==> flow/design.v <==
`timescale 1ns / 1ps
module AES_Composite_enc(Kin, Din, Dout, Krdy, Drdy, Kvld, Dvld, EN, BSY, CLK, RSTn, cc_out);  
   input  [127:0] Kin;   
   input [127:0]  Din;   
   output [127:0] Dout;  
   input          Krdy;  
   input          Drdy;  
   output         Kvld;  
   output         Dvld;  
   input          EN;    
   output         BSY;   
   input          CLK;   
   input          RSTn;  
   reg [127:0]    dat,key, rkey;
   reg [15:0]      dat0,dat1,dat2,dat3,dat4,dat5,dat6,dat7;   
   wire [127:0]   dat_next,rkey_next;
   wire [15:0] dat_next0;
   reg [79:0]      rnd;  
   reg [7:0]      rcon; 
   reg            sel;   
   reg            Dvld, Kvld, BSY;
   wire           rst;
	reg [79:0]      store;
   reg            m;
   reg [1:0]      n;
   reg [2:0]      k;
   reg [3:0]      l;
   reg [3:0] d;
   reg [7:0] i;  
   (* keep = "true" *) (* s = "true" *) output reg [31:0] cc_out;
   reg [31:0] R;
   wire [31:0] r;
   wire [31:0] b;
	reg [3:0] j;
	reg on;
assign rst = ~RSTn;
aes_core dut1(sel,i,dat,dat0,dat1,dat2,dat3,dat4,dat5,dat6,rkey_next,dat_next,dat_next0); 
KeyExpantion keyexpantion (.kin(rkey), .kout(rkey_next), .rcon(rcon));
always @(posedge CLK or posedge rst) begin
      if (rst)     Dvld <= 0;
      else if (EN) Dvld <= sel;
   end
   always @(posedge CLK or posedge rst) begin
      if (rst) Kvld <= 0;
      else if (EN) Kvld <= Krdy;
   end
   always @(posedge CLK or posedge rst) begin
      if (rst) BSY <= 0;
      else if (EN) BSY <= Drdy || (rnd[79:1] | sel);
   end  
 always@(posedge CLK or posedge rst)
 begin
  if(rst) i<=8'd0; 
  else if (EN) begin
       if(i[7])         i<=8'd1;
       else if(Drdy)    i<=8'd1;
       else if(~rnd[0]) i<={i[6:0],i[7]};
 end
 end
 always @(posedge CLK or posedge rst) begin
      if (rst)     sel <= 0;
      else if (EN) sel <= rnd[79];
   end
 always @(posedge CLK or posedge rst) begin
      if (rst)
      begin
              dat <= 128'h0;
              dat7<=16'h0;
      end
      else if (EN) begin
         if (Drdy)   
         begin             
         dat <= Din ^ Kin;
         end
         else if ((i[7]) && (~rnd[0]|sel)) 
            begin
            dat <= dat_next;   
            dat7<=dat_next0;   
            end
      end
   end
 always @(posedge CLK or posedge rst) begin
      if (rst)                 dat0 <= 16'h0;
      else if (EN) begin
          if ((i[0]) && (~rnd[0]|sel))  dat0 <= dat_next0;   
      end
   end
 always @(posedge CLK or posedge rst) begin
      if (rst)                 dat1 <= 16'h0;
      else if (EN) begin
          if ((i[1]) && (~rnd[0]|sel))  dat1 <= dat_next0; 
      end
   end
 always @(posedge CLK or posedge rst) begin
      if (rst)                 dat2 <= 16'h0;
      else if (EN) begin
          if ((i[2]) && (~rnd[0]|sel))  dat2 <= dat_next0; 
      end
   end
  always @(posedge CLK or posedge rst) begin
      if (rst)                 dat3 <= 16'h0;
      else if (EN) begin
          if ((i[3]) && (~rnd[0]|sel))  dat3<= dat_next0; 
      end
   end
always @(posedge CLK or posedge rst) begin
      if (rst)                 dat4 <= 16'h0;
      else if (EN) begin
          if ((i[4]) && (~rnd[0]|sel))  dat4<= dat_next0; 
      end
   end
always @(posedge CLK or posedge rst) begin
      if (rst)                 dat5 <= 16'h0;
      else if (EN) begin
          if ((i[5]) && (~rnd[0]|sel))  dat5<= dat_next0; 
      end
   end
always @(posedge CLK or posedge rst) begin
      if (rst)                 dat6 <= 16'h0;
      else if (EN) begin
          if ((i[6]) && (~rnd[0]|sel))  dat6<= dat_next0; 
      end
   end
 assign Dout = dat; 
 always @(posedge CLK or posedge rst) begin
      if (rst)     key <= 128'h0;
      else if (EN)
        if (Krdy)  key <= Kin;
   end
   always @(posedge CLK or posedge rst) begin
      if (rst)         rkey <= 128'h0;
      else if (EN) begin
         if (Krdy)        rkey <= Kin;
         else if (rnd[0] && ~on) rkey <= key;
         else if (i[7] && (~rnd[0]|sel)) rkey <= rkey_next;
      end
   end 
 always @(posedge CLK or posedge rst) begin
     if (rst)          rcon <= 8'h01;
     else if (EN) begin
        if (Drdy)    rcon <= 8'h01;
        else if ((i[7])&& ~rnd[0]) rcon <= xtime(rcon);
     end
   end
   function [7:0] xtime;
      input [7:0] x;
      xtime = (x[7]==1'b0)? {x[6:0],1'b0} : {x[6:0],1'b0} ^ 8'h1B;
   endfunction
	always @(posedge CLK or posedge rst) begin
      if (rst)                 m <= 1'b0;
		else if (m!=1'b0)           m <= 1'b0;
      else if (EN && (~store[0]) && (rnd[8] | rnd[72]) && d[0])   m <= 1'b1;
      else m <= 1'b0;
   end
   always @(posedge CLK or posedge rst) begin
      if (rst)                 n <= 2'b00;
		else if (n!=2'd0)           n <= {1'b0,n[1]};
      else if (EN && (~store[0]) && (rnd[8] | rnd[72]) && d[1])   n <= 2'b10;
		else n <= 2'd0;
   end
   always @(posedge CLK or posedge rst) begin
      if (rst)                 k <= 3'b000;
		else if (k!=3'd0)           k <= {1'b0,k[2:1]};    
      else if (EN && (~store[0]) && (rnd[8] | rnd[72]) && d[2])   k <= 3'b100;
		else k <= 3'd0;
   end
   always @(posedge CLK or posedge rst) begin
      if (rst)                 l <= 4'b0000;
		else if (l!=4'd0)           l <= {1'b0,l[3:1]};
      else if (EN && (~store[0]) && (rnd[8] | rnd[72]) && d[2])   l <= 4'b1000;
		else l <= 4'd0;
   end
	always @ (posedge CLK or posedge rst) begin
	   if (rst) on <= 1'b0;
		else if (rnd[8] | rnd[72] && ~store[0]) on <= 1'b1;
		else if ((!m) && (!n) && (!k) && (!l)) on <= 1'b0;
	end
	wire h = (on && (!m) && (!n) && (!k) && (!l));
	always @(posedge CLK or posedge rst) begin
      if (rst)    begin    rnd <= 80'd1;  store <= 80'd1; end
      else if (EN) begin
         if (Drdy)  begin       rnd <= {rnd[78:0], rnd[79]};  store <= 80'd0; end
         else if ((rnd[8] | rnd[72] && ~store[0]) || h)  begin 
                 if(store==80'd0) begin store <= {rnd[78:0], rnd[79]}; rnd <= 80'd1;  end
                 else if ((!m) && (!n) && (!k) && (!l)) begin rnd <= store; store <= 80'd0; end    
         end
			else if(~rnd[0])  rnd <= {rnd[78:0],rnd[79]};
      end
   end
   assign r = R;
   assign b = cc_out;
   always @ (posedge CLK or posedge rst) begin
   if (rst) R <= 32'hffffffff;
	else R <= cc_out;
   end
    always @ (posedge CLK or posedge rst) begin
      if (rst) j <= 4'd0;
		else if (sel) j <= 4'd0;
      else if (i[7]) j <= j + 4'd1;
      else j <= j;
    end
	wire g = ((|rnd[8:0]) || (j == 4'd9)) && BSY;
	always @ (*) begin
     if (rst) cc_out <= R;
     else if (g) begin  
		 case (dat_next0[1:0]%4)
         2'd0: cc_out[31:0] <= (r[0]==0)?(r[31:0]>>1):(r[31:0]<<1)+r[31:0]+32'd1;
         2'd1: cc_out[31:0] <= (r[0]==0)?(r[31:0]>>1):(r[31:0]<<2)+32'd1;
         2'd2: cc_out[31:0] <= (r[0]==0)?(r[31:0]>>1):(r[31:0]<<2)+r[31:0]+32'd1;
         2'd3: cc_out[31:0] <= (r[0]==0)?(r[31:0]>>1):(r[31:0]<<2)+(r[31:0]<<1)+32'd1;
         default: cc_out <= R;
       endcase
     end
     else cc_out <= R;
    end
	 wire [1:0]  p;
    assign p=cc_out%4;
    always@(*) begin
     case(p)
     0: begin d=4'b0001; end
     1: begin d=4'b0010; end
     2: begin d=4'b0100; end
     3: begin d=4'b1000; end
     endcase
	 end
endmodule
module aes_core(sel,i,dat,din0,din1,din2,din3,din4,din5,din6,k,datout,dout);
input sel;
input [7:0]i;
input [15:0] din0,din1,din2,din3,din4,din5,din6;
output reg[15:0] dout;
input [127:0] dat,k;
output [127:0] datout;
reg [15:0] a;
wire [15:0]b;  
wire [127:0]data,data1,data2;
wire [127:0] rx;  
wire [127:0] rs;  
wire [31:0] mx0,mx1,mx2,mx3;  
wire [31:0] my0,my1,my2,my3;  
masoleh f(a,b);
always@(*)begin 
    case(i)
    8'd1: begin
        a<=dat[127:112];
        dout<=b;
    end
    8'd2: begin
        a<=dat[111:96];
        dout<=b;
    end
    8'd4: begin
        a<=dat[95:80];
        dout<=b;
    end
    8'd8: begin
        a<=dat[79:64];
        dout<=b;
    end
    8'd16: begin
        a<=dat[63:48];
        dout<=b;
    end
    8'd32: begin
        a<=dat[47:32];
        dout<=b;
    end
    8'd64: begin
        a<=dat[31:16];
        dout<=b;
    end
    8'd128: begin
        a<=dat[15:0];
        dout<=b;
    end
	 default: begin
	     a<=dat[15:0];
        dout<=b;
	 end
    endcase
end
row_shift f17(rx,rs);
MixColumns f18(mx0,my0);
MixColumns f19(mx1,my1);
MixColumns f20(mx2,my2);
MixColumns f21(mx3,my3);
 assign data={din0,din1,din2,din3,din4,din5,din6,b};
 assign rx=data;
 assign data1=rs;
 assign {mx0,mx1,mx2,mx3}=data1;
 assign data2={my0,my1,my2,my3};
 assign datout=(sel)?data1^k:data2^k;
endmodule
module MixColumns(x, y);
   input  [31:0]  x;
   output [31:0]  y;
   wire [7:0]    a0, a1, a2, a3;
   wire [7:0]    b0, b1, b2, b3;
   assign a0 = x[31:24];
   assign a1 = x[23:16];
   assign a2 = x[15: 8];
   assign a3 = x[ 7: 0];
   assign b0 = xtime(a0);
   assign b1 = xtime(a1);
   assign b2 = xtime(a2);
   assign b3 = xtime(a3);
   assign y[31:24] =    b0 ^ a1^b1 ^ a2    ^ a3;
   assign y[23:16] = a0        ^b1 ^ a2^b2 ^ a3;
   assign y[15: 8] = a0    ^ a1        ^b2 ^ a3^b3;
   assign y[ 7: 0] = a0^b0 ^ a1    ^ a2        ^b3;
   function [7:0] xtime;
      input [7:0] x;
      xtime = (x[7]==1'b0)? {x[6:0],1'b0} : {x[6:0],1'b0} ^ 8'h1B;
   endfunction
endmodule  
module KeyExpantion (kin, kout, rcon);
   input [127:0]  kin;
   output [127:0] kout;
   input [7:0] 	  rcon;
   wire [31:0]   ws,wr, w0, w1, w2, w3;
   wire [15:0] ws1,ws2;
   masoleh max1({kin[23:16],kin[15:8]},ws1);
   masoleh max2({kin[7:0],kin[31:24]},ws2);
   assign ws={ws1,ws2};
   assign wr = {(ws[31:24] ^ rcon), ws[23:0]};
   assign w0 = wr ^ kin[127:96];
   assign w1 = w0 ^ kin[95:64];
   assign w2 = w1 ^ kin[63:32];
   assign w3 = w2 ^ kin[31:0];
   assign kout = {w0, w1, w2, w3};
endmodule  
module masoleh(x,y);  
input [15:0] x;
output [15:0] y;
wire [7:0] byte_in1, byte_in2;
wire [7:0] byte_out1, byte_out2;
assign byte_in1 = x[15:8];
assign byte_in2 = x[7:0];
Newlight_sbox cm1(byte_in1, byte_out1);
Newlight_sbox cm2(byte_in2, byte_out2);
assign y = {byte_out1, byte_out2};
endmodule
module Newlight_sbox( input [7:0] g,
                      output [7:0] s
    );
wire y1,y2,y3,y4,y5,y6,y7,y8,y9,y10,y11,y12,y13,y14,y15,y16,y17,y18;
wire l1,l2,l3,l4;
wire x1,x2,x3,x4;
wire r1,r2,r3,r4,r5,r6,r7,r8,r9,r10,r11,r12;
In_tf m1 (.g(g),.a0(y1),.a1(y2),.a2(y3),.a3(y4),.b0(y5),.b1(y6),.b2(y7),.b3(y8),
          .a01(y9),.a02(y10),.a13(y11),.a23(y12),.ap(y13),.b01(y14),.b02(y15),.b13(y16),.b23(y17),.bp(y18)   );
expo_comp m2 (.a0(y1) ,.a1(y2),.a2(y3),.a3(y4),.b0(y5),.b1(y6),.b2(y7),.b3(y8),
           .a01(y9),.a02(y10),.a13(y11),.a23(y12),.ap(y13),.b01(y14),.b02(y15),.b13(y16),.b23(y17),.bp(y18),.d0(l1),.d1(l2),.d2(l3),.d3(l4));
Inv_4 m3 (   .d0(l1),.d1(l2),.d2(l3),.d3(l4),.e0(x1),.e1(x2),.e2(x3),.e3(x4)  );
mul_out m4 ( .e0(x1),.e1(x2),.e2(x3),.e3(x4),.a0(y1),.a1(y2),.a2(y3),.a3(y4),.b0(y5),.b1(y6),.b2(y7),.b3(y8),
             .a01(y9),.a02(y10),.a13(y11),.a23(y12),.ap(y13),.b01(y14),.b02(y15),.b13(y16),.b23(y17),.bp(y18),
             .w0(r1),.w1(r2),.w2(r3),.w3(r4),.w4(r5),.w5(r6),.z0(r7),.z1(r8),.z2(r9),.z3(r10),.z4(r11),.z5(r12) );
out_tf m5 (  .w0(r1),.w1(r2),.w2(r3),.w3(r4),.w4(r5),.w5(r6),.z0(r7),.z1(r8),.z2(r9),.z3(r10),.z4(r11),.z5(r12),.s(s));            
endmodule
module In_tf(input [7:0] g,
             output a0,a1,a2,a3,b0,b1,b2,b3,
             output a01,a02,a13,a23,ap,b01,b02,b13,b23,bp
             );
             wire t0,t1;
assign a0 = b3^g[4];
assign a1 = a13^a3;
assign a2 = b3^g[7];
assign a3 = b3^g[1];
assign b0 = g[0];
assign b1 = b01^g[0];
assign b2 = b0^b02;
assign b3 = b23^b2;
assign a01 = a23^ap;
assign a02 = g[7]^g[4];
assign a13 = g[7]^g[2];
assign a23 = g[7]^g[1];
assign ap = g[4]^g[2];
assign b01 = t0^a01;
assign b02 = t1^g[6];
assign b13 = b02^bp;
assign b23 = t1^g[5];
assign bp = b23^b01;
assign t0 = g[3]^g[2];
assign t1 = t0^g[1]; 
endmodule
module expo_comp( input a0,a1,a2,a3,b0,b1,b2,b3,a01,a02,a13,a23,ap,b01,b02,b13,b23,bp,
                  output d0,d1,d2,d3  );
assign d0 = ~(a01&b01)^(~(a02&b02))^(~(a0&b0))^(~(a13|b13));
assign d1 = ~(a01&b01)^(~(a02|b02))^(~(a1&b1))^(~(ap&bp));
assign d2 = ~(a2|b2)^(~(a13&b13))^(~(a23&b23))^(~(a02&b02));
assign d3 = ~(a3&b3)^(~(ap&bp))^(~(a23|b23))^(~(a02&b02));                 
endmodule
module Inv_4( input d0,d1,d2,d3,
              output e0,e1,e2,e3 );
   assign e0 = d3&(d0^d1) | d2&((~d0)|d3);
   assign e1 = (~d2)&d3&(d0^~d1) | d2&(d1|(~d3));           
   assign e2 = d1&(d2^d3) | d0&((~d2)|d1);   
   assign e3 = (~d0)&d1&(d2^~d3) | d0&(d3 | (~d1));       
endmodule
module mul_out( input a0,a1,a2,a3,b0,b1,b2,b3,a01,a02,a13,a23,ap,b01,b02,b13,b23,bp,
                      e0,e1,e2,e3,
                output w0,w1,w2,w3,w4,w5,
                output z0,z1,z2,z3,z4,z5      
    );
  wire e02,e13;
assign  e02 = e0^e2;
assign  e13 = e1^e3;
assign w0 = ~(b1&e0)^(~(b01&e1)); 
assign w1 = ~(b0&e1)^(~(b01&e0));
assign w2 = ~(b3&e2)^(~(b23&e3));
assign w3 = ~(b2&e3)^(~(b23&e2));
assign w4 = ~(b13&e13)^(~(b02&e02));
assign w5 = ~(bp&e13)^(~(b13&e02));
assign z0 = ~(a1&e0)^(~(a01&e1));
assign z1 = ~(a0&e1)^(~(a01&e0));
assign z2 = ~(a3&e2)^(~(a23&e3));
assign z3 = ~(a2&e3)^(~(a23&e2));
assign z4 = ~(a13&e13)^(~(a02&e02));
assign z5 = ~(ap&e13)^(~(a13&e02));   
endmodule
module out_tf( input w0,w1,w2,w3,w4,w5,
               input z0,z1,z2,z3,z4,z5,
               output [7:0] s
                                         );
 wire t2,t3,t4,t5,t6;                                        
 assign t2 = w3^z1^z5;                                        
 assign t3 = w0^w2;
 assign t4 = w3^w5;
 assign t5 = w0^w4;  
 assign t6 = t5^z2;
 assign s[7] = t2^w5;
 assign s[6] = t4^~s[4];
 assign s[5] = t6^~z4;
 assign s[4] = t2^w1;
 assign s[3] = t3^s[4];
 assign s[2] = t6^z0^s[7];
 assign s[1] = t5^t4^s[0];
 assign s[0] = ~(t3^z3^z5);
endmodule
module row_shift(sb,rs);
input [127:0] sb;
output reg [127:0] rs;
always@(sb)
begin
       rs[127:120] = sb[127:120];  
       rs[119:112] = sb[87:80];  
       rs[111:104] = sb[47:40];  
       rs[103:96]  = sb[7:0];    
       rs[95:88]   = sb[95:88];  
       rs[87:80]   = sb[55:48];  
       rs[79:72]   = sb[15:8];   
       rs[71:64]   = sb[103:96]; 
       rs[63:56]   = sb[63:56];  
       rs[55:48]   = sb[23:16];  
       rs[47:40]   = sb[111:104]; 
       rs[39:32]   = sb[71:64];  
       rs[31:24]   = sb[31:24];  
       rs[23:16]   = sb[119:112];  
       rs[15:8]    = sb[79:72];  
       rs[7:0]     = sb[39:32];  
end                 
endmodule
; ---- Reports on AES_Composite_enc
; Tool output for the design above before and after an edit, in the order of the flow.
; Lines under "before" count in the file above, lines under "after" in the edited file.
; "change" is "after" less "before", of the values as shown; "rel_change_pct" is that difference over "before", in percent.
; Operators carry their Yosys type and port widths (W data, S select, Z words).
; Library cell names are shortened.
; Not given: n/a
[setup]
top = AES_Composite_enc
clock_port = CLK
cell_library = sky130hd
corner = tt_025C_1v80

; ---- The edit
; The edit as a unified diff against the file above.
; This change comes from a script, not from a designer; no optimisation was intended.
; begin of diff
@@ -370,5 +370,5 @@
 assign b1 = b01^g[0];
 assign b2 = b0^b02;
-assign b3 = b23^b2;
+assign b3 = b23+b2;
 assign a01 = a23^ap;
 assign a02 = g[7]^g[4];
; end of diff

; ---- Elaborated design
; Source: Yosys, flattened and elaborated, memories not mapped. Widths are those after wreduce. Registers that Yosys merges into a memory's read port (data or address) are not register bits. Print and check cells do not count. Equal cells are merged and count once.
[word_totals]
columns = item, before, after, change, rel_change_pct
row1 = reg_bits, 723, 723, 0, 0.00
row2 = input_bits, 261, 261, 0, 0.00
row3 = out_inout_bits, 163, 163, 0, 0.00
[classes]
columns = item, before, after, change, rel_change_pct
row1 = addsub, 8, 14, 6, 75.00
row2 = eq_ne, 17, 17, 0, 0.00
row3 = muxes, 58, 58, 0, 0.00
row4 = bitwise, 1061, 1055, -6, -0.57
row5 = reduce_and_logical, 60, 60, 0, 0.00
[op_table]
columns = operator, before, after, change, rel_change_pct
row1 = $xor A1 B1 Y1, 372, 366, -6, -1.61
row2 = $add A1 B1 Y1, 0, 6, 6, n/a
; Operator kinds equal on both sides are left out: 52.

; ---- Logic depth
; Yosys ltp: most cells in a row. Word level: on the elaborated netlist, between registers, memories and ports. Mapped: between sequential cells and ports; inverters and the memories' decode and read muxes count.
[logic_depth]
columns = item, before, after, change, rel_change_pct
row1 = ltp_word, 34, 34, 0, 0.00
row2 = ABC_AREA, 0, 0, n/a, n/a
row3 = depth_mapped, 45, 47, 2, 4.44

; ---- Synthesis result
; The flow's flattened synthesis, as Yosys stat reports it; memories are mapped. The netlist is that of the ABC_AREA named above (0 if unset); the other value can give another one.
[types]
columns = cell, before, after, change, rel_change_pct
row1 = nand2_1, 932, 1370, 438, 47.00
row2 = mux2_2, 145, 14, -131, -90.34
row3 = xnor2_1, 860, 828, -32, -3.72
row4 = a211oi_1, 102, 70, -32, -31.37
row5 = xor2_1, 328, 354, 26, 7.93
row6 = o21ai_1, 45, 68, 23, 51.11
row7 = nand3b_1, 43, 22, -21, -48.84
row8 = nor2_1, 449, 430, -19, -4.23
row9 = a21oi_1, 503, 486, -17, -3.38
row10 = o211ai_1, 18, 34, 16, 88.89
row11 = nor3_1, 61, 46, -15, -24.59
row12 = and3_1, 47, 33, -14, -29.79
row13 = xnor3_1, 32, 18, -14, -43.75
row14 = a22oi_1, 105, 118, 13, 12.38
row15 = nand4_1, 35, 22, -13, -37.14
row16 = o21ai_0, 708, 696, -12, -1.69
row17 = a211o_1, 4, 16, 12, 300.00
row18 = clkbuf_1, 443, 433, -10, -2.26
; Cell types equal on both sides are left out: 18.
; Not every row of either side is listed.
[synth_totals]
columns = item, before, after, change, rel_change_pct
row1 = stdcells, 6466, 6665, 199, 3.08
row2 = mapped_area_um2, 54013.1, 53332.4, -680.7, -1.26
row3 = seqArea_um2, 18136.1, 18136.1, 0.0, 0.00
row4 = ffs, 723, 723, 0, 0.00
row5 = n_buf, 511, 507, -4, -0.78
; The figures by module come from a second, unflattened synthesis with its own total; it is not the netlist above.
[hier_totals]
columns = item, before, after, change, rel_change_pct
row1 = cells_unflattened, 5638, 5696, 58, 1.03
row2 = area_unflattened_um2, 54034.3, 53956.7, -77.6, -0.14
; Each row is one instance without its submodules.
[modules_before]
columns = mod, instances, n_cells, area_um2
row1 = AES_Composite_enc, 1, 3881, 36956.7
row2 = MixColumns, 4, 82, 1342.5
row3 = aes_core, 1, 394, 3415.8
row4 = In_tf, 6, 29, 334.1
row5 = KeyExpantion, 1, 175, 1550.2
row6 = mul_out, 6, 38, 212.7
row7 = out_tf, 6, 16, 170.2
row8 = row_shift, 1, 128, 960.9
row9 = expo_comp, 6, 24, 152.6
row10 = Inv_4, 6, 15, 93.8
row11 = Newlight_sbox, 6, 0, 0.0
row12 = masoleh, 3, 0, 0.0
[modules_after]
columns = mod, instances, n_cells, area_um2
row1 = AES_Composite_enc, 1, 3957, 37479.7
row2 = MixColumns, 4, 82, 1342.5
row3 = aes_core, 1, 394, 3415.8
row4 = KeyExpantion, 1, 175, 1550.2
row5 = In_tf, 6, 26, 234.0
row6 = mul_out, 6, 38, 212.7
row7 = out_tf, 6, 16, 170.2
row8 = row_shift, 1, 128, 960.9
row9 = expo_comp, 6, 24, 152.6
row10 = Inv_4, 6, 15, 93.8
row11 = Newlight_sbox, 6, 0, 0.0
row12 = masoleh, 3, 0, 0.0

; ---- Timing after synthesis
; Path of least setup slack by OpenSTA after synthesis, without wires, with an ideal clock, recovery checks aside; 20% of the period is set as input and as output delay. Where synthesis merged equal registers, the netlist keeps one of their names.
[synth_timing]
columns = item, before, after, change, rel_change_pct
row1 = path_kind, register -> output, register -> output, n/a, n/a
row2 = from, register i[1], register i[5], n/a, n/a
row3 = to, output cc_out[16], output cc_out[23], n/a, n/a
row4 = period_ns, 14.0, 14.0, 0.0, 0.00
row5 = out_delay_ns, 2.800, 2.800, 0.000, 0.00
row6 = t_first_pin_ns, 0.000, 0.000, 0.000, n/a
row7 = arrival_time_ns, 8.818, 9.743, 0.925, 10.49
row8 = required_time_ns, 11.200, 11.200, 0.000, 0.00
row9 = path_slack_ns, 2.382, 1.457, -0.925, n/a
row10 = path_delay_ns, 8.818, 9.743, 0.925, 10.49
row11 = path_stages, 40, 44, 4, 10.00
row12 = synth_period_reached_ns, 11.618, 12.543, 0.925, 7.96
; "path_delay_ns" is the arrival time less input delay plus setup time.
; At an output port there is no setup time.
; "path_stages": output pins that drive a net of the path, with the launching flip-flop's if there is one; two outputs of one cell count as two.
; "synth_period_reached_ns" is the clock period less the worst setup slack; recovery checks do not enter. This is arithmetic on one report: input and output delays are still those of the set period (20% each).
; The rows between start and end are the longest chain of elaborated cells between them; the timing report does not say that the signal goes this way. Where chains are equally long, one stands for them.
; A line is the first line of the expression or statement that the cell stems from. Yosys adds cells for indexed reads and writes and turns some case tables into memories.
; At most two assigning lines are given for a register; there are more.
[synth_between_before]
cell_sequence = dfrtp_1 -> buf_6 -> or4_4 -> or3_4 -> and4_1 -> buf_2 -> nor4_4 -> nor2_2 -> xnor2_1 -> xnor2_1 -> ha_1 -> or4_1 -> a22oi_1 -> xnor2_1 -> xnor2_1 -> xnor2_1 -> inv_1 -> ha_1 -> [4 not listed] -> xor2_2 -> xnor3_1 -> clkbuf_1 -> inv_1 -> ha_1 -> clkbuf_1 -> clkinv_1 -> a21oi_1 -> or2_2 -> clkbuf_1 -> nor2_1 -> nor2_1 -> a21oi_1 -> o21ai_0 -> a21oi_1 -> o21ai_0 -> o21ai_0 -> o21ai_0
elab_chain_cells = 29
cone_cells = 141
[synth_lines_before]
columns = item, line_no
row1 = "start, declared", 29  ; reg [7:0] i;
row2 = "start, assigned", 53  ; if(rst) i<=8'd0;
row3 = "start, assigned", 57  ; else if(~rnd[0]) i<={i[6:0],i[7]};
row4 = $eq A8 B7 Y1, 243  ; case(i)
row5 = $pmux W16 S7, 243
row6 = $xor A1 B1 Y1, 383  ; assign t0 = g[3]^g[2];
row7 = $xor A1 B1 Y1, 384  ; assign t1 = t0^g[1];
row8 = $xor A1 B1 Y1, 379  ; assign b02 = t1^g[6];
row9 = $xor A1 B1 Y1, 371  ; assign b2 = b0^b02;
row10 = $xor A1 B1 Y1, 372  ; assign b3 = b23^b2;
row11 = [14 not listed], n/a
row12 = $xor A1 B1 Y1 x2, 438  ; assign s[0] = ~(t3^z3^z5);
row13 = $not A1 Y1, 438
row14 = $xor A1 B1 Y1, 437  ; assign s[1] = t5^t4^s[0];
row15 = $eq A2 B2 Y1, 206  ; case (dat_next0[1:0]%4)
row16 = $pmux W32 S4, 206
row17 = $mux W32, 205  ; else if (g) begin
row18 = $mux W32, 204  ; if (rst) cc_out <= R;
row19 = "end, declared", 30  ; (* keep = "true" *) (* s = "true" *) output reg [31:0] cc_out;
; Nets of the timed path that keep an RTL name, with a line that drives or declares them; the list need not be complete.
[synth_named_nets_before]
columns = net, line_no
row1 = dat_next0[0], 438
[synth_between_after]
cell_sequence = dfrtp_1 -> buf_6 -> or4_4 -> nor3_2 -> a222oi_1 -> mux2i_1 -> or4_1 -> nand2_1 -> mux2i_1 -> nor2_1 -> xnor2_1 -> xnor2_1 -> ha_1 -> nor2_1 -> mux4_1 -> a2111o_1 -> xnor2_2 -> inv_2 -> [8 not listed] -> xor2_1 -> xnor2_2 -> clkbuf_1 -> inv_1 -> ha_1 -> clkbuf_1 -> clkinv_1 -> a21oi_1 -> or2_2 -> clkbuf_1 -> nor2_1 -> nor2_1 -> a21oi_1 -> o21ai_0 -> a21oi_1 -> o21ai_0 -> o21ai_0 -> o21ai_0
elab_chain_cells = 29
cone_cells = 141
[synth_lines_after]
columns = item, line_no
row1 = "start, declared", 29  ; reg [7:0] i;
row2 = "start, assigned", 53  ; if(rst) i<=8'd0;
row3 = "start, assigned", 57  ; else if(~rnd[0]) i<={i[6:0],i[7]};
row4 = $eq A8 B7 Y1, 243  ; case(i)
row5 = $pmux W16 S7, 243
row6 = $xor A1 B1 Y1, 383  ; assign t0 = g[3]^g[2];
row7 = $xor A1 B1 Y1, 384  ; assign t1 = t0^g[1];
row8 = $xor A1 B1 Y1, 379  ; assign b02 = t1^g[6];
row9 = $xor A1 B1 Y1, 371  ; assign b2 = b0^b02;
row10 = $add A1 B1 Y1, 372  ; assign b3 = b23+b2;
row11 = [14 not listed], n/a
row12 = $xor A1 B1 Y1 x2, 438  ; assign s[0] = ~(t3^z3^z5);
row13 = $not A1 Y1, 438
row14 = $xor A1 B1 Y1, 437  ; assign s[1] = t5^t4^s[0];
row15 = $eq A2 B2 Y1, 206  ; case (dat_next0[1:0]%4)
row16 = $pmux W32 S4, 206
row17 = $mux W32, 205  ; else if (g) begin
row18 = $mux W32, 204  ; if (rst) cc_out <= R;
row19 = "end, declared", 30  ; (* keep = "true" *) (* s = "true" *) output reg [31:0] cc_out;
[synth_named_nets_after]
columns = net, line_no
row1 = dat_next0[0], 438

; ---- Timing after layout
; Path of least setup slack in the final report of the runs of pair A (OpenROAD, finished layout, wires in). Where an end is a register, its clock arrival counts in the times.
[layout_timing]
columns = item, before, after, change, rel_change_pct
row1 = path_kind, register -> output, register -> output, n/a, n/a
row2 = from, register i[1], register i[3], n/a, n/a
row3 = to, output cc_out[9], output cc_out[4], n/a, n/a
row4 = period_ns, 13.6, 13.6, 0.0, 0.00
row5 = out_delay_ns, 2.72, 2.72, 0.00, 0.00
row6 = t_first_pin_ns, 0.74, 0.72, -0.02, -2.70
row7 = arrival_time_ns, 10.14, 10.32, 0.18, 1.78
row8 = required_time_ns, 10.88, 10.88, 0.00, 0.00
row9 = path_slack_ns, 0.74, 0.56, -0.18, n/a
row10 = path_stages, 37, 40, 3, 8.11
; The rows between start and end are the longest chain of elaborated cells between them; the timing report does not say that the signal goes this way. Where chains are equally long, one stands for them.
; At most two assigning lines are given for a register; there are more.
[layout_between_before]
cell_sequence = dfrtp_1 -> or4_4 -> or3_4 -> nand4_1 -> buf_6 -> nor2_1 -> a21oi_4 -> xnor2_4 -> ha_1 -> or4_1 -> a22oi_1 -> xnor2_1 -> xnor2_1 -> xnor2_1 -> inv_1 -> ha_1 -> or2_2 -> mux2i_1 -> a211oi_1 -> buf_4 -> mux4_2 -> a21o_1 -> xnor2_1 -> xor2_1 -> buf_4 -> inv_1 -> ha_1 -> clkinv_1 -> a21oi_1 -> or2_2 -> nor2_1 -> nor2_4 -> a221oi_1 -> o221ai_1 -> o21ai_0 -> o21ai_0 -> clkdlybuf4s50_1
elab_chain_cells = 29
cone_cells = 141
[layout_lines_before]
columns = item, line_no
row1 = "start, declared", 29  ; reg [7:0] i;
row2 = "start, assigned", 53  ; if(rst) i<=8'd0;
row3 = "start, assigned", 57  ; else if(~rnd[0]) i<={i[6:0],i[7]};
row4 = $eq A8 B7 Y1, 243  ; case(i)
row5 = $pmux W16 S7, 243
row6 = $xor A1 B1 Y1, 383  ; assign t0 = g[3]^g[2];
row7 = $xor A1 B1 Y1, 384  ; assign t1 = t0^g[1];
row8 = $xor A1 B1 Y1, 379  ; assign b02 = t1^g[6];
row9 = $xor A1 B1 Y1, 371  ; assign b2 = b0^b02;
row10 = $xor A1 B1 Y1, 372  ; assign b3 = b23^b2;
row11 = [14 not listed], n/a
row12 = $xor A1 B1 Y1 x2, 438  ; assign s[0] = ~(t3^z3^z5);
row13 = $not A1 Y1, 438
row14 = $xor A1 B1 Y1, 437  ; assign s[1] = t5^t4^s[0];
row15 = $eq A2 B2 Y1, 206  ; case (dat_next0[1:0]%4)
row16 = $pmux W32 S4, 206
row17 = $mux W32, 205  ; else if (g) begin
row18 = $mux W32, 204  ; if (rst) cc_out <= R;
row19 = "end, declared", 30  ; (* keep = "true" *) (* s = "true" *) output reg [31:0] cc_out;
[layout_between_after]
cell_sequence = dfrtp_2 -> or4_4 -> nor3_4 -> a222oi_1 -> buf_4 -> mux2i_1 -> or4_1 -> nand2_1 -> mux2i_1 -> nor2_1 -> xnor2_2 -> xnor2_2 -> ha_2 -> nor2_1 -> mux4_1 -> a2111o_1 -> xnor2_4 -> inv_2 -> [4 not listed] -> a221o_2 -> a221oi_1 -> o311ai_0 -> o31ai_2 -> xor2_2 -> buf_4 -> inv_1 -> ha_1 -> clkinv_1 -> a21oi_1 -> or2_4 -> nor2_4 -> nor2_4 -> a221o_1 -> a221o_1 -> o21ai_0 -> o21ai_0 -> clkdlybuf4s50_1
elab_chain_cells = 29
cone_cells = 141
[layout_lines_after]
columns = item, line_no
row1 = "start, declared", 29  ; reg [7:0] i;
row2 = "start, assigned", 53  ; if(rst) i<=8'd0;
row3 = "start, assigned", 57  ; else if(~rnd[0]) i<={i[6:0],i[7]};
row4 = $eq A8 B7 Y1, 243  ; case(i)
row5 = $pmux W16 S7, 243
row6 = $xor A1 B1 Y1, 383  ; assign t0 = g[3]^g[2];
row7 = $xor A1 B1 Y1, 384  ; assign t1 = t0^g[1];
row8 = $xor A1 B1 Y1, 379  ; assign b02 = t1^g[6];
row9 = $xor A1 B1 Y1, 371  ; assign b2 = b0^b02;
row10 = $add A1 B1 Y1, 372  ; assign b3 = b23+b2;
row11 = [14 not listed], n/a
row12 = $xor A1 B1 Y1 x2, 438  ; assign s[0] = ~(t3^z3^z5);
row13 = $not A1 Y1, 438
row14 = $xor A1 B1 Y1, 437  ; assign s[1] = t5^t4^s[0];
row15 = $eq A2 B2 Y1, 206  ; case (dat_next0[1:0]%4)
row16 = $pmux W32 S4, 206
row17 = $mux W32, 205  ; else if (g) begin
row18 = $mux W32, 204  ; if (rst) cc_out <= R;
row19 = "end, declared", 30  ; (* keep = "true" *) (* s = "true" *) output reg [31:0] cc_out;

; ---- Layout results
; Both versions went through the flow (Yosys, OpenROAD) with the same settings in each pair. Constraints: input delay and output delay 20% of the set period each, output load 0.01 pF.
[settings_pair_A]
CORE_UTILIZATION = 40
period_ns = 13.6
CAP_MARGIN = 20
CORE_MARGIN = 2
SLEW_MARGIN = 20
[results_pair_A]
columns = item, before, after, change, rel_change_pct
row1 = post_synth_area_um2, 54013.1, 53332.4, -680.7, -1.26
row2 = design.die.area_um2, 137986.0, 136268.0, -1718.0, -1.25
row3 = cell_area_final_um2, 63154.3, 62458.7, -695.6, -1.10
row4 = final_util_pct, 47.2, 47.3, 0.1, n/a
row5 = setup_ws_ns, 0.744, 0.555, -0.189, n/a
row6 = fin_tns_ns, 0.000, 0.000, 0.000, n/a
row7 = timing.hold.ws_ns, 0.378, 0.382, 0.004, n/a
row8 = period_reached_ns, 12.856, 13.045, 0.189, 1.47
[settings_pair_B]
CAP_MARGIN = 35
CELL_PAD_IN_SITES_DETAIL_PLACEMENT = 1
CORE_UTILIZATION = 25
CTS_CLUSTER_DIAMETER = 323
CTS_CLUSTER_SIZE = 96
GPL_TIMING_DRIVEN = 0
PLACE_DENSITY_LB_ADDON = 0.28
SLEW_MARGIN = 15
period_ns = 14.5
CORE_MARGIN = 2
[results_pair_B]
columns = item, before, after, change, rel_change_pct
row1 = post_synth_area_um2, 54013.1, 53332.4, -680.7, -1.26
row2 = design.die.area_um2, 219788.0, 217040.0, -2748.0, -1.25
row3 = cell_area_final_um2, 63932.6, 63066.7, -865.9, -1.35
row4 = final_util_pct, 29.8, 29.7, -0.1, n/a
row5 = setup_ws_ns, 0.448, 0.315, -0.133, n/a
row6 = fin_tns_ns, 0.000, 0.000, 0.000, n/a
row7 = timing.hold.ws_ns, 0.472, 0.460, -0.012, n/a
row8 = period_reached_ns, 14.052, 14.185, 0.133, 0.95
; By "period_reached_ns" is meant the clock period of the run minus its worst setup slack. This is arithmetic on one report: input and output delays are still those of the set period (20% each).
